==> flow/design.v <==
module n_delay #(
    parameter  int unsigned Latency    = 1,
    parameter  int unsigned Width      = 8,
    localparam int unsigned LatencyMin = Latency == 0 ? 1 : Latency
) (
    input  logic                        clk_i,
    input  logic                        en_i,
    input  logic                        rst_ni,
    input  logic [           Width-1:0] data_i,
    output logic [           Width-1:0] data_o,
    output logic [LatencyMin*Width-1:0] buffer_o
);
  logic [(Latency+1)-1:0][Width-1:0] buffer_temp;
  assign buffer_temp[0] = data_i;
  assign data_o = buffer_temp[(Latency+1)-1];
  for (genvar n = 0; n < Latency; n++) begin : gen_buffer
    always_ff @(posedge clk_i)
      if (!rst_ni) buffer_temp[n+1] <= '0;
      else if (en_i) buffer_temp[n+1] <= buffer_temp[n];
  end
  if (Latency == 0) assign buffer_o = data_i;
  else if (Latency == 1) assign buffer_o = buffer_temp[0];
  else assign buffer_o = buffer_temp[Latency-1:0];
endmodule
(* use_dsp = "yes" *)
module integer_multiplier #(
    parameter  int unsigned WidthX  = 4,
    parameter  int unsigned WidthK  = 8,
    parameter  int unsigned Latency = 1,
    localparam int unsigned WidthY  = WidthX + WidthK
) (
    input  logic                     clk_i,
    input  logic                     rst_ni,
    input  logic                     en_i,
    input  logic signed [WidthX-1:0] x_i,
    input  logic signed [WidthK-1:0] k_i,
    output logic signed [WidthY-1:0] y_o
);
  logic signed [WidthY-1:0] temp_mul;
  always_ff @(posedge clk_i)
    if (!rst_ni) temp_mul <= '0;
    else if (en_i) temp_mul <= $signed(x_i) * $signed(k_i);
  n_delay #(
      .Latency(Latency - 1),
      .Width  (WidthY)
  ) i_mac_delay (
      .clk_i   (clk_i),
      .en_i    (en_i),
      .rst_ni  (rst_ni),
      .data_i  (temp_mul),
      .data_o  (y_o),
      .buffer_o()
  );
endmodule
(* use_dsp = "yes" *)
module minifloat_multiplier #(
    parameter  int unsigned ExpWidthX   = 4,
    parameter  int unsigned ExpWidthK   = 4,
    parameter  int unsigned ManWidthX   = 3,
    parameter  int unsigned ManWidthK   = 3,
    parameter  int unsigned Latency     = 1,
    localparam int unsigned WidthX      = 1 + ExpWidthX + ManWidthX,
    localparam int unsigned WidthK      = 1 + ExpWidthK + ManWidthK,
    localparam int unsigned ManWidthMax = ((ManWidthX > ManWidthK) ? ManWidthX : ManWidthK),
    localparam int unsigned ExpWidthMax = ((ExpWidthX > ExpWidthK) ? ExpWidthX : ExpWidthK),
    localparam int unsigned WidthY      = 2 * (ManWidthMax + (2 ** ExpWidthMax))
) (
    input  logic                     clk_i,
    input  logic                     rst_ni,
    input  logic                     en_i,
    input  logic        [WidthX-1:0] x_i,
    input  logic        [WidthK-1:0] k_i,
    output logic signed [WidthY-1:0] y_o
);
  logic sign_x, sign_k;
  logic [ExpWidthX-1:0] exp_x;
  logic [ExpWidthK-1:0] exp_k;
  logic [ManWidthX-1:0] man_x;
  logic [ManWidthK-1:0] man_k;
  logic norm_x, norm_k;
  logic [(ManWidthX+1)-1:0] ext_man_x;   
  logic [(ManWidthK+1)-1:0] ext_man_k;   
  logic signed [(ManWidthX-1)+2:0] signed_man_x;   
  logic signed [(ManWidthK-1)+2:0] signed_man_k;   
  logic signed [WidthY-1:0] fixed_product;
  always_comb begin
    {sign_x, exp_x, man_x} = x_i;
    {sign_k, exp_k, man_k} = k_i;
    {norm_x, norm_k} = {|exp_x, |exp_k};
    ext_man_x = {norm_x, man_x};   
    ext_man_k = {norm_k, man_k};   
    signed_man_x = sign_x ? -ext_man_x : ext_man_x;   
    signed_man_k = sign_k ? -ext_man_k : ext_man_k;   
    fixed_product = ($signed(signed_man_x) * $signed(signed_man_k)) <<
        ($unsigned({1'b0, exp_x} + {1'b0, exp_k}) - $unsigned(norm_x) - $unsigned(norm_k));
  end
  logic signed [WidthY-1:0] temp_mul;
  always_ff @(posedge clk_i) begin
    if (!rst_ni) temp_mul <= '0;
    else if (en_i) temp_mul <= fixed_product;
  end
  n_delay #(
      .Latency(Latency - 1),
      .Width  (WidthY)
  ) i_mac_delay (
      .clk_i   (clk_i),
      .en_i    (en_i),
      .rst_ni  (rst_ni),
      .data_i  (temp_mul),
      .data_o  (y_o),
      .buffer_o()
  );
endmodule
module acc #(
    parameter int unsigned WidthX  = 4,
    parameter int unsigned WidthY  = 16,
    parameter int unsigned Latency = 1
) (
    input  logic                     clk_i,
    input  logic                     rst_ni,
    input  logic                     en_i,
    input  logic                     x_valid_i,
    input  logic                     first_i,
    input  logic signed [WidthX-1:0] x_i,
    output logic signed [WidthY-1:0] y_o
);
  logic signed [WidthY-1:0] temp_acc;
  always_ff @(posedge clk_i)
    if (!rst_ni) temp_acc <= '0;
    else if (en_i && x_valid_i) begin
      temp_acc <= WidthY'($signed(x_i)) + $signed(first_i ? WidthY'(0) : temp_acc);
    end
  n_delay #(
      .Latency(Latency - 1),
      .Width  (WidthY)
  ) i_mac_delay (
      .clk_i   (clk_i),
      .en_i    (en_i),
      .rst_ni  (rst_ni),
      .data_i  (temp_acc),
      .data_o  (y_o),
      .buffer_o()
  );
endmodule
module tri_buffer #(
    parameter int unsigned Width = 8,
    parameter int unsigned Size  = 4
) (
    input  logic                       clk_i,
    input  logic                       rst_ni,
    input  logic                       en_i,
    input  logic [Size-1:0][Width-1:0] x_i,
    output logic [Size-1:0][Width-1:0] y_o
);
  logic signed [Size-1:0][Size-1:0][Width-1:0] buffer;  
  assign buffer[0] = x_i;   
  for (genvar row = 1; row < Size; row++) begin : gen_row   
    for (genvar col = row; col < Size; col++) begin : gen_col   
      always_ff @(posedge clk_i)
        if (!rst_ni) buffer[row][col] <= 0;
        else if (en_i) buffer[row][col] <= buffer[row-1][col];
    end
  end
  for (genvar col = 0; col < Size; col++) begin : gen_output   
    assign y_o[col] = buffer[col][col];   
  end
endmodule
module axis_sa #(
    parameter int unsigned LatencyMul = 1,
    parameter int unsigned LatencyAcc = 1,
    parameter int unsigned Rows = 4,
    parameter int unsigned Cols = 8,
    parameter int unsigned WidthY = 16,   
    parameter int unsigned MacType = 0,   
    parameter int unsigned WidthX = 4,
    parameter int unsigned WidthK = 8,
    parameter int unsigned ExpWidthX = 4,
    parameter int unsigned ExpWidthK = 4,
    parameter int unsigned ManWidthX = 3,
    parameter int unsigned ManWidthK = 3,
    parameter int unsigned WidthM = WidthX + WidthK,   
    localparam int unsigned FpWidthX = 1 + ExpWidthX + ManWidthX,
    localparam int unsigned FpWidthK = 1 + ExpWidthK + ManWidthK,
    localparam int unsigned ManWidthMax = ((ManWidthX > ManWidthK) ? ManWidthX : ManWidthK),
    localparam int unsigned ExpWidthMax = ((ExpWidthX > ExpWidthK) ? ExpWidthX : ExpWidthK),
    localparam int unsigned FpWidthM = 2 * (ManWidthMax + (2 ** ExpWidthMax)),
    localparam int unsigned DiagLen = (Rows + Cols) - 1,
    localparam int unsigned ActualWidthX = (MacType == 0) ? WidthX : FpWidthX,
    localparam int unsigned ActualWidthK = (MacType == 0) ? WidthK : FpWidthK,
    localparam int unsigned ActualWidthM = (MacType == 0) ? WidthY : FpWidthM
) (
    input  logic                              clk_i,
    input  logic                              rst_ni,
    input  logic                              s_valid_i,
    input  logic                              s_last_i,
    input  logic                              m_ready_i,
    output logic                              s_ready_o,
    output logic                              m_valid_o,
    output logic                              m_last_o,
    input  logic [Rows-1:0][ActualWidthX-1:0] sx_data_i,
    input  logic [Cols-1:0][ActualWidthK-1:0] sk_data_i,
    output logic [Rows-1:0][      WidthY-1:0] m_data_o
);
  logic en_mac, en_shift;
  logic [Rows-1:0][ActualWidthX-1:0] xi_delayed;
  logic [Cols-1:0][ActualWidthK-1:0] ki_delayed, sk_reversed;
  logic [Rows-1:0][Cols-1:0][ActualWidthX-1:0] xi;
  logic [Rows-1:0][Cols-1:0][ActualWidthK-1:0] ki;
  logic [Rows-1:0][Cols-1:0][ActualWidthM-1:0] mo;
  logic [Rows-1:0][Cols-1:0][WidthY-1:0] ao, ro;
  logic [DiagLen-1:0] r_valid, r_last, r_copy, r_clear, conflict, a_valid, m_first;
  logic [LatencyMul+LatencyAcc+DiagLen-1:0] valid, vlast;
  assign en_mac   = !(|conflict);  
  assign en_shift = r_valid[DiagLen-1] && m_ready_i;   
  logic busy, s_fire;
  assign s_ready_o = en_mac && !busy;
  assign s_fire = s_valid_i && s_ready_o;
  always_ff @(posedge clk_i)
    if (!rst_ni) busy <= 1'b0;
    else if (s_fire && s_last_i) busy <= 1'b1;
    else if (m_valid_o && m_ready_i && m_last_o) busy <= 1'b0;
  for (genvar c = 0; c < Cols; c++) assign sk_reversed[c] = sk_data_i[Cols-1-c];
  tri_buffer #(
      .Width(ActualWidthX),
      .Size (Rows)
  ) i_tri_x (
      .clk_i (clk_i),
      .rst_ni(rst_ni),
      .en_i  (en_mac),
      .x_i   (sx_data_i),
      .y_o   (xi_delayed)
  );
  tri_buffer #(
      .Width(ActualWidthK),
      .Size (Cols)
  ) i_tri_k (
      .clk_i (clk_i),
      .rst_ni(rst_ni),
      .en_i  (en_mac),
      .x_i   (sk_reversed),
      .y_o   (ki_delayed)
  );
  n_delay #(
      .Latency(LatencyMul + LatencyAcc + DiagLen),
      .Width  (1)
  ) i_valid (
      .clk_i   (clk_i),
      .en_i    (en_mac),
      .rst_ni  (rst_ni),
      .data_i  (s_valid_i && !busy),
      .data_o  (),
      .buffer_o(valid)
  );
  n_delay #(
      .Latency(LatencyMul + LatencyAcc + DiagLen),
      .Width  (1)
  ) i_vlast (
      .clk_i   (clk_i),
      .en_i    (en_mac),
      .rst_ni  (rst_ni),
      .data_i  (s_valid_i && !busy && s_last_i),
      .data_o  (),
      .buffer_o(vlast)
  );
  for (genvar r = 0; r < Rows; r++) begin
    for (genvar c = 0; c < Cols; c++) begin
      if (c == 0) assign xi[r][c] = xi_delayed[r];
      else   
        always_ff @(posedge clk_i)
          if (!rst_ni) xi[r][c] <= '0;
          else if (en_mac) xi[r][c] <= xi[r][c-1];
      if (r == 0) assign ki[r][c] = ki_delayed[c];
      else   
        always_ff @(posedge clk_i)
          if (!rst_ni) ki[r][c] <= '0;
          else if (en_mac) ki[r][c] <= ki[r-1][c];
    end
  end
  for (genvar r = 0; r < Rows; r++) begin : MR
    for (genvar c = 0; c < Cols; c++) begin : MC
      if (MacType == 0) begin
        logic signed [WidthM-1:0] mul_y;
        assign mo[r][c] = ActualWidthM'(mul_y);
        integer_multiplier #(
            .WidthX (WidthX),
            .WidthK (WidthK),
            .Latency(LatencyMul)
        ) MUL (
            .clk_i (clk_i),
            .rst_ni(rst_ni),
            .en_i  (en_mac),
            .x_i   (xi[r][c]),
            .k_i   (ki[r][c]),
            .y_o   (mul_y)
        );
      end else begin
        minifloat_multiplier #(
            .ExpWidthX(ExpWidthX),
            .ExpWidthK(ExpWidthK),
            .ManWidthX(ManWidthX),
            .ManWidthK(ManWidthK),
            .Latency  (LatencyMul)
        ) MUL (
            .clk_i (clk_i),
            .rst_ni(rst_ni),
            .en_i  (en_mac),
            .x_i   (xi[r][c]),
            .k_i   (ki[r][c]),
            .y_o   (mo[r][c])
        );
      end
    end
  end
  for (genvar d = 0; d < DiagLen; d++) begin
    always_ff @(posedge clk_i)
      if (!rst_ni) m_first[d] <= 1'b1;
      else if (valid[LatencyMul+d]) m_first[d] <= vlast[LatencyMul+d];
  end
  for (genvar r = 0; r < Rows; r++) begin : AR
    for (genvar c = 0; c < Cols; c++) begin : AC
      localparam d = (r + c);
      acc #(
          .WidthX (ActualWidthM),
          .WidthY (WidthY),
          .Latency(LatencyAcc)
      ) ACC (
          .clk_i    (clk_i),
          .rst_ni   (rst_ni),
          .en_i     (en_mac),
          .x_valid_i(valid[LatencyMul+d]),
          .first_i  (m_first[d]),
          .x_i      (mo[r][c]),
          .y_o      (ao[r][c])
      );
    end
  end
  for (genvar d = 0; d < DiagLen; d++) begin
    if (d == 0) assign r_last[0] = r_valid[0];
    else
      always_ff @(posedge clk_i)
        if (!rst_ni) r_last[d] <= 0;
        else if (en_shift)
          if ((d >= (Cols - 1)) && m_last_o)
            r_last[d] <= 0;   
          else r_last[d] <= r_last[d-1];   
    always_ff @(posedge clk_i)
      if (!rst_ni) a_valid[d] <= 0;
      else if (en_mac) a_valid[d] <= vlast[LatencyMul+LatencyAcc+d-1];
    assign conflict [d] = a_valid[d]  &&  r_valid[d];  
    assign r_copy   [d] = a_valid[d]  && !r_valid[d];  
    assign r_clear[d] = en_shift && r_last[d];   
    always_ff @(posedge clk_i)
      if (!rst_ni) r_valid[d] <= 0;
      else if ((d >= (Cols - 1)) && en_shift && m_last_o)
        r_valid[d] <= 0;   
      else if (r_copy[d]) r_valid[d] <= 1;
      else if (r_clear[d]) r_valid[d] <= 0;
  end
  for (genvar r = 0; r < Rows; r++) begin
    for (genvar c = 0; c < Cols; c++) begin
      if (c == 0) begin
        always_ff @(posedge clk_i)
          if (!rst_ni) ro[r][0] <= '0;
          else if (r_copy[(r + 0)]) ro[r][0] <= ao[r][0];
      end else begin
        always_ff @(posedge clk_i)
          if (!rst_ni) ro[r][c] <= '0;
          else if (r_copy[(r + c)]) ro[r][c] <= ao[r][c];
          else if (en_shift) ro[r][c] <= ro[r][c-1];
      end
    end
  end
  assign m_valid_o = r_valid[DiagLen-1];
  assign m_last_o  = r_last[Cols-1];
  for (genvar r = 0; r < Rows; r++) assign m_data_o[r] = ro[r][Cols-1];
endmodule
module sa_top (
    input  logic          clk_i,
    input  logic          rst_ni,
    input  logic          s_valid_i,
    input  logic          s_last_i,
    input  logic          m_ready_i,
    output logic          s_ready_o,
    output logic          m_valid_o,
    output logic          m_last_o,
    input  logic [ 15:0]  sx_data_i,
    input  logic [ 63:0]  sk_data_i,
    output logic [ 63:0]  m_data_o
);
  axis_sa #(
      .LatencyMul(1),
      .LatencyAcc(1),
      .Rows      (4),
      .Cols      (8),
      .WidthY    (16),
      .MacType   (0),
      .WidthX    (4),
      .WidthK    (8)
  ) i_sa (
      .clk_i    (clk_i),
      .rst_ni   (rst_ni),
      .s_valid_i(s_valid_i),
      .s_last_i (s_last_i),
      .m_ready_i(m_ready_i),
      .s_ready_o(s_ready_o),
      .m_valid_o(m_valid_o),
      .m_last_o (m_last_o),
      .sx_data_i(sx_data_i),
      .sk_data_i(sk_data_i),
      .m_data_o (m_data_o)
  );
endmodule
Subject: tool reports on sa_top

Hi,

From RTL to reports: sa_top
Tool output for the design above before and after an edit, in the order of the flow.
"original" refers to lines of the RTL above, "edited" to lines of the edited file.
"change" is "edited" less "original", of the values as shown; "rel. change" is that difference over "original", in percent.
Operators: Yosys type, input widths -> output width; for muxes data width and select width s.
Library cell names are shortened.
Not given: -
- design top: sa_top
- clock port: clk_i
- cell library: sky130hd
- corner: tt_025C_1v80

Edit of the RTL
The edit as a unified diff against the file above.
The edited RTL no longer does the same as the RTL above: the edit was made by script, with no optimisation intended.
begin of diff
@@ -40,5 +40,5 @@
   always_ff @(posedge clk_i)
     if (!rst_ni) temp_mul <= '0;
-    else if (en_i) temp_mul <= $signed(x_i) * $signed(k_i);
+    else if (en_i) temp_mul <= $signed(x_i) ^ $signed(k_i);
   n_delay #(
       .Latency(Latency - 1),
end of diff

Elaborated design
Source: Yosys, flattened and elaborated, memories not mapped. Widths are those after wreduce. Registers that Yosys merges into a memory's read port (data or address) are not register bits. Print and check cells do not count. Equal cells are merged and count once.
- word-level totals (what ; original ; edited ; change ; rel. change (%)):
    flip-flop bits (word level) ; 2013 ; 1885 ; -128 ; -6.36
    bits of input ports ; 85 ; 85 ; 0 ; 0.00
    output and inout bits ; 67 ; 67 ; 0 ; 0.00
    word-level cells ; 489 ; 489 ; 0 ; 0.00
- cells by class (what ; original ; edited ; change ; rel. change (%)):
    add/subtract/negate cells ; 32 ; 32 ; 0 ; 0.00
    multipliers ; 32 ; 0 ; -32 ; -100.00
    mux-type cells ; 109 ; 109 ; 0 ; 0.00
    bitwise gates (word level) ; 1 ; 33 ; +32 ; +3200.00
    reduce/logical cells ; 80 ; 80 ; 0 ; 0.00
- operators with widths (kind ; original ; edited ; change ; rel. change (%)):
    $add 12x16->16 ; 32 ; 0 ; -32 ; -100.00
    $mul 4x8->12 ; 32 ; 0 ; -32 ; -100.00
    $add 8x16->16 ; 0 ; 32 ; +32 ; -
    $xor 4x8->8 ; 0 ; 32 ; +32 ; -
    $mux 16 ; 88 ; 88 ; 0 ; 0.00
    $logic_and 1x1->1 ; 47 ; 47 ; 0 ; 0.00
    $mux 1 ; 21 ; 21 ; 0 ; 0.00
    $reduce_bool 2->1 ; 18 ; 18 ; 0 ; 0.00
    $logic_not 1->1 ; 13 ; 13 ; 0 ; 0.00
    $not 1->1 ; 1 ; 1 ; 0 ; 0.00
    $reduce_or 11->1 ; 1 ; 1 ; 0 ; 0.00
    $reduce_or 2->1 ; 1 ; 1 ; 0 ; 0.00

Logic depth
Longest topological path by Yosys (ltp), each cell counted once; first at word level (registers and memories cut), then after technology mapping (sequential cells cut; the memories' decode and read muxes count).
- logic depth (what ; original ; edited ; change ; rel. change (%)):
    depth in word-level cells ; 7 ; 7 ; 0 ; 0.00
    ABC_AREA ; 0 ; 0 ; - ; -
    mapped depth ; 18 ; 14 ; -4 ; -22.22
    mapped depth without buffers ; 17 ; 12 ; -5 ; -29.41

Netlist
Source: synth_stat.txt of the flow (Yosys; design flattened, memories mapped). It holds for the ABC_AREA given above (unset counts as 0); a run with the other value may have another netlist.
- cells by type (cell ; original ; edited ; change ; rel. change (%)):
    nand2_1 ; 3719 ; 2982 ; -737 ; -19.82
    inv_1 ; 781 ; 102 ; -679 ; -86.94
    ha_1 ; 1120 ; 480 ; -640 ; -57.14
    and2_1 ; 623 ; 38 ; -585 ; -93.90
    fa_1 ; 576 ; 32 ; -544 ; -94.44
    a21oi_1 ; 1690 ; 1305 ; -385 ; -22.78
    nor2_1 ; 817 ; 1074 ; +257 ; +31.46
    a211oi_1 ; 136 ; 315 ; +179 ; +131.62
    nor2b_1 ; 687 ; 512 ; -175 ; -25.47
    dfxtp_1 ; 2013 ; 1885 ; -128 ; -6.36
    nand2b_1 ; 144 ; 35 ; -109 ; -75.69
    nor3_1 ; 189 ; 84 ; -105 ; -55.56
    o21ai_1 ; 101 ; 1 ; -100 ; -99.01
    buf_2 ; 232 ; 140 ; -92 ; -39.66
    or3_1 ; 146 ; 69 ; -77 ; -52.74
    nand3_1 ; 209 ; 140 ; -69 ; -33.01
    o21a_1 ; 94 ; 29 ; -65 ; -69.15
    o21bai_1 ; 129 ; 72 ; -57 ; -44.19
The list need not be complete.
- synthesis totals (what ; original ; edited ; change ; rel. change (%)):
    cells in the netlist ; 16260 ; 11947 ; -4313 ; -26.53
    synthesis area (µm²) ; 131088.2 ; 94211.6 ; -36876.6 ; -28.13
    sequential area (µm²) ; 40298.6 ; 37736.2 ; -2562.4 ; -6.36
    mapped flip-flops ; 2013 ; 1885 ; -128 ; -6.36
    buffers ; 991 ; 880 ; -111 ; -11.20
The figures by module come from a second, unflattened synthesis with its own total; it is not the netlist above.
- second synthesis, totals (what ; original ; edited ; change ; rel. change (%)):
    cells (unflattened synthesis) ; 17390 ; 14030 ; -3360 ; -19.32
    area total of the unflattened synthesis (µm²) ; 154244.2 ; 117569.0 ; -36675.2 ; -23.78
Rows give one instance, submodules left out.
- modules, original (module ; instances ; cells ; area (µm²) ; seq. area (µm²)):
    integer_multiplier ; 32 ; 158 ; 1566.5 ; 240.2
    acc ; 32 ; 172 ; 1381.3 ; 320.3
    axis_sa ; 1 ; 4073 ; 35399.0 ; 17156.5
    tri_buffer ; 1 ; 786 ; 8983.6 ; 4484.3
    n_delay ; 32 ; 32 ; 240.2 ; 0.0
    n_delay ; 32 ; 24 ; 180.2 ; 0.0
    tri_buffer ; 1 ; 93 ; 1049.8 ; 480.5
    n_delay ; 2 ; 43 ; 514.2 ; 260.2
    sa_top ; 1 ; 0 ; 0.0 ; 0.0
- modules, edited (module ; instances ; cells ; area (µm²) ; seq. area (µm²)):
    acc ; 32 ; 191 ; 1457.6 ; 320.3
    axis_sa ; 1 ; 4073 ; 35399.0 ; 17156.5
    integer_multiplier ; 32 ; 34 ; 344.1 ; 160.2
    tri_buffer ; 1 ; 786 ; 8983.6 ; 4484.3
    n_delay ; 32 ; 32 ; 240.2 ; 0.0
    n_delay ; 32 ; 24 ; 180.2 ; 0.0
    tri_buffer ; 1 ; 93 ; 1049.8 ; 480.5
    n_delay ; 2 ; 43 ; 514.2 ; 260.2
    sa_top ; 1 ; 0 ; 0.0 ; 0.0

Timing after synthesis
OpenSTA on the mapped netlist: ideal clock, no wires. The path of least setup slack (recovery checks aside). Input and output delay are each 20% of the period. Register names are those of the netlist, which keeps one name where synthesis merged equal registers.
- timing path post-synthesis (what ; original ; edited ; change ; rel. change (%)):
    path kind ; input port to flip-flop ; flip-flop to flip-flop ; - ; -
    from ; in sk_data_i[56] ; reg i_sa.m_first[6] ; - ; -
    to ; reg i_sa.MR[0].MC[0].genblk1.MUL.temp_mul[11] ; reg i_sa.AR[1].AC[5].ACC.temp_acc[15] ; - ; -
    clock period (ns) ; 4.2 ; 4.2 ; 0.0 ; 0.00
    external input delay (ns) ; 0.840 ; - ; - ; -
    library setup time (ns) ; 0.086 ; 0.074 ; -0.012 ; -
    launch time at the first pin (ns) ; 0.840 ; 0.000 ; -0.840 ; -100.00
    data arrival time (ns) ; 4.206 ; 3.561 ; -0.645 ; -15.34
    data required time (ns) ; 4.114 ; 4.126 ; +0.012 ; +0.29
    setup slack (ns) ; -0.091 ; 0.565 ; +0.656 ; -
    delay of the path (ns) ; 3.452 ; 3.635 ; +0.183 ; +5.30
    driving pins on the path ; 15 ; 14 ; -1 ; -6.67
    path buffers ; 0 ; 2 ; +2 ; -
    synthesis period reached (ns) ; 4.291 ; 3.635 ; -0.656 ; -15.29
"delay of the path" is the arrival time less input delay plus setup time.
"driving pins on the path": output pins that drive a net of the path, with the launching flip-flop's if there is one; two outputs of one cell count as two.
"synthesis period reached" is the clock period less the worst setup slack; recovery checks do not enter. This is arithmetic on one report: input and output delays are still those of the set period (20% each).
Between the ends stands the longest chain of elaborated cells between them, by number of cells; it is not shown to be the way that was timed. Of several equally long chains one is given.
Each line given opens the expression or statement behind the cell; cells for indexed reads and writes are added by Yosys, which also makes memories of some case tables.
On the way, post-synthesis, original:
- cell sequence: nand2b_1 > fa_1 > fa_1 > inv_1 > fa_1 > ha_1 > fa_1 > a21o_1 > a21oi_1 > o21bai_1 > a21oi_1 > o21bai_1 > a21oi_1 > xnor2_1 > a211oi_1
- noted cells in the longest elaborated chain: 1
- elaborated cells between the ends (all ways): 1
- source lines of those cells: 1
- those cells by class: mul: 1
- RTL lines, path post-synthesis, original (what ; line ; text):
    start: declaration ; 387 ; input  logic [ 63:0]  sk_data_i,
    $mul 4x8->12 ; 42 ; else if (en_i) temp_mul <= $signed(x_i) * $signed(k_i);
    end: assignment ; 41 ; if (!rst_ni) temp_mul <= '0;
    end: assignment ; 42 ;
    end: declaration ; 39 ; logic signed [WidthY-1:0] temp_mul;
On the way, post-synthesis, edited:
- cell sequence: dfxtp_1 > clkbuf_1 > clkbuf_1 > nor2b_1 > ha_1 > a21o_1 > a41o_1 > nor4_2 > or4b_1 > a41oi_1 > a31o_1 > mux2_4 > or4_1 > a31oi_1
- noted cells in the longest elaborated chain: 2
- elaborated cells between the ends (all ways): 2
- source lines of those cells: 1
- those cells by class: add/sub: 1; mux: 1
- RTL lines, path post-synthesis, edited (what ; line ; text):
    start: declaration ; 211 ; logic [DiagLen-1:0] r_valid, r_last, r_copy, r_clear, conflict, a_valid, m_first;
    start: assignment ; 316 ; if (!rst_ni) m_first[d] <= 1'b1;
    start: assignment ; 317 ; else if (valid[LatencyMul+d]) m_first[d] <= vlast[LatencyMul+d];
    $mux 16 ; 131 ; temp_acc <= WidthY'($signed(x_i)) + $signed(first_i ? WidthY'(0) : temp_acc);
    $add 8x16->16 ; 131 ;
    end: assignment ; 129 ; if (!rst_ni) temp_acc <= '0;
    end: assignment ; 131 ;
    end: declaration ; 127 ; logic signed [WidthY-1:0] temp_acc;

Timing after layout
Path of least setup slack in the final report of each run of pair A (OpenROAD, finished layout, wires in). Where an end is a register, its clock arrival counts in the times.
- timing path post-layout (what ; original ; edited ; change ; rel. change (%)):
    path kind ; flip-flop to flip-flop ; flip-flop to output port ; - ; -
    from ; reg i_sa.ki ; reg (no name shown) ; - ; -
    to ; reg i_sa.MR[1].MC[0].genblk1.MUL.temp_mul[11] ; out s_ready_o ; - ; -
    clock period (ns) ; 4.06 ; 4.06 ; 0.00 ; 0.00
    output delay (ns) ; - ; 0.81 ; - ; -
    library setup time (ns) ; 0.08 ; - ; - ; -
    launch time at the first pin (ns) ; 0.92 ; 0.88 ; -0.04 ; -4.35
    data arrival time (ns) ; 4.72 ; 2.98 ; -1.74 ; -36.86
    data required time (ns) ; 4.89 ; 3.25 ; -1.64 ; -33.54
    setup slack (ns) ; 0.17 ; 0.27 ; +0.10 ; -
    driving pins on the path ; 16 ; 8 ; -8 ; -50.00
    path buffers ; 0 ; 2 ; +2 ; -
Where an end lacks its bit number, it is one bit of the signal, or one of the new flip-flops if synthesis recoded a state register.
Between the ends stands the longest chain of elaborated cells between them, by number of cells; it is not shown to be the way that was timed. Of several equally long chains one is given.
On the way, post-layout, original:
- cell sequence: dfxtp_1 > nand2_1 > fa_1 > fa_1 > inv_1 > fa_1 > ha_1 > fa_2 > a21o_1 > a21oi_2 > o21bai_1 > a21oi_2 > o21bai_1 > a21oi_1 > xnor2_1 > a211oi_1
- noted cells in the longest elaborated chain: 1
- elaborated cells between the ends (all ways): 1
- source lines of those cells: 1
- those cells by class: mul: 1
- RTL lines, path post-layout, original (what ; line ; text):
    start: declaration ; 208 ; logic [Rows-1:0][Cols-1:0][ActualWidthK-1:0] ki;
    start: assignment ; 275 ; if (!rst_ni) ki[r][c] <= '0;
    start: assignment ; 276 ; else if (en_mac) ki[r][c] <= ki[r-1][c];
    $mul 4x8->12 ; 42 ; else if (en_i) temp_mul <= $signed(x_i) * $signed(k_i);
    end: assignment ; 41 ; if (!rst_ni) temp_mul <= '0;
    end: assignment ; 42 ;
    end: declaration ; 39 ; logic signed [WidthY-1:0] temp_mul;
On the way, post-layout, edited:
- cell sequence: dfxtp_1 > a22o_1 > a221oi_1 > and3_1 > nand4_1 > buf_4 > nor2_1 > clkdlybuf4s50_1
- noted cells in the longest elaborated chain: 4
- elaborated cells between the ends (all ways): 4
- source lines of those cells: 3
- those cells by class: reduce/logical: 4
- RTL lines, path post-layout, edited (what ; line ; text):
    $logic_and 1x1->1 ; 349 ; assign conflict [d] = a_valid[d]  &&  r_valid[d];
    $reduce_or 11->1 ; 213 ; assign en_mac   = !(|conflict);
    $logic_not 1->1 ; 213 ;
    $logic_and 1x1->1 ; 216 ; assign s_ready_o = en_mac && !busy;
    end: declaration ; 383 ; output logic          s_ready_o,

Layout results
Runs of the flow (Yosys, OpenROAD) on both versions; the two runs of a pair have the same settings. The constraints put input and output delay at 20% of the set period each and load the outputs with 0.01 pF.
Flow settings, pair A:
- CORE_UTILIZATION at 40
- PLACE_DENSITY: 0.6
- period_ns: 4.06
- noted CAP_MARGIN: 20
- CORE_MARGIN at 2
- noted SLEW_MARGIN: 20
- final reports, pair A (what ; original ; edited ; change ; rel. change (%)):
    chip area in the Yosys report (µm²) ; 131088.2 ; 94211.6 ; -36876.6 ; -28.13
    area inside the die boundary (µm²) ; 332318.0 ; 239429.0 ; -92889.0 ; -27.95
    standard-cell area after layout (µm²) ; 147037.0 ; 105361.0 ; -41676.0 ; -28.34
    post-route utilization ; 0.45 ; 0.449 ; -0.001 ; -
    worst setup slack after layout (ns) ; 0.169 ; 0.267 ; +0.098 ; -
    summed negative setup slack (ns) ; 0.000 ; 0.000 ; 0.000 ; -
    lowest hold slack (ns) ; 0.295 ; 0.404 ; +0.109 ; -
    power (µW) ; 45673 ; 39857 ; -5816 ; -12.73
    period achieved (ns) ; 3.891 ; 3.793 ; -0.098 ; -2.52
"period achieved" = clock period - worst setup slack. The figure is calculated, with input and output delays left at 20% of the set period.
By "power" is meant OpenSTA's value without simulated activity: inputs other than the clock are taken to toggle once in ten clock periods, and the tool carries that through the logic.

Regards
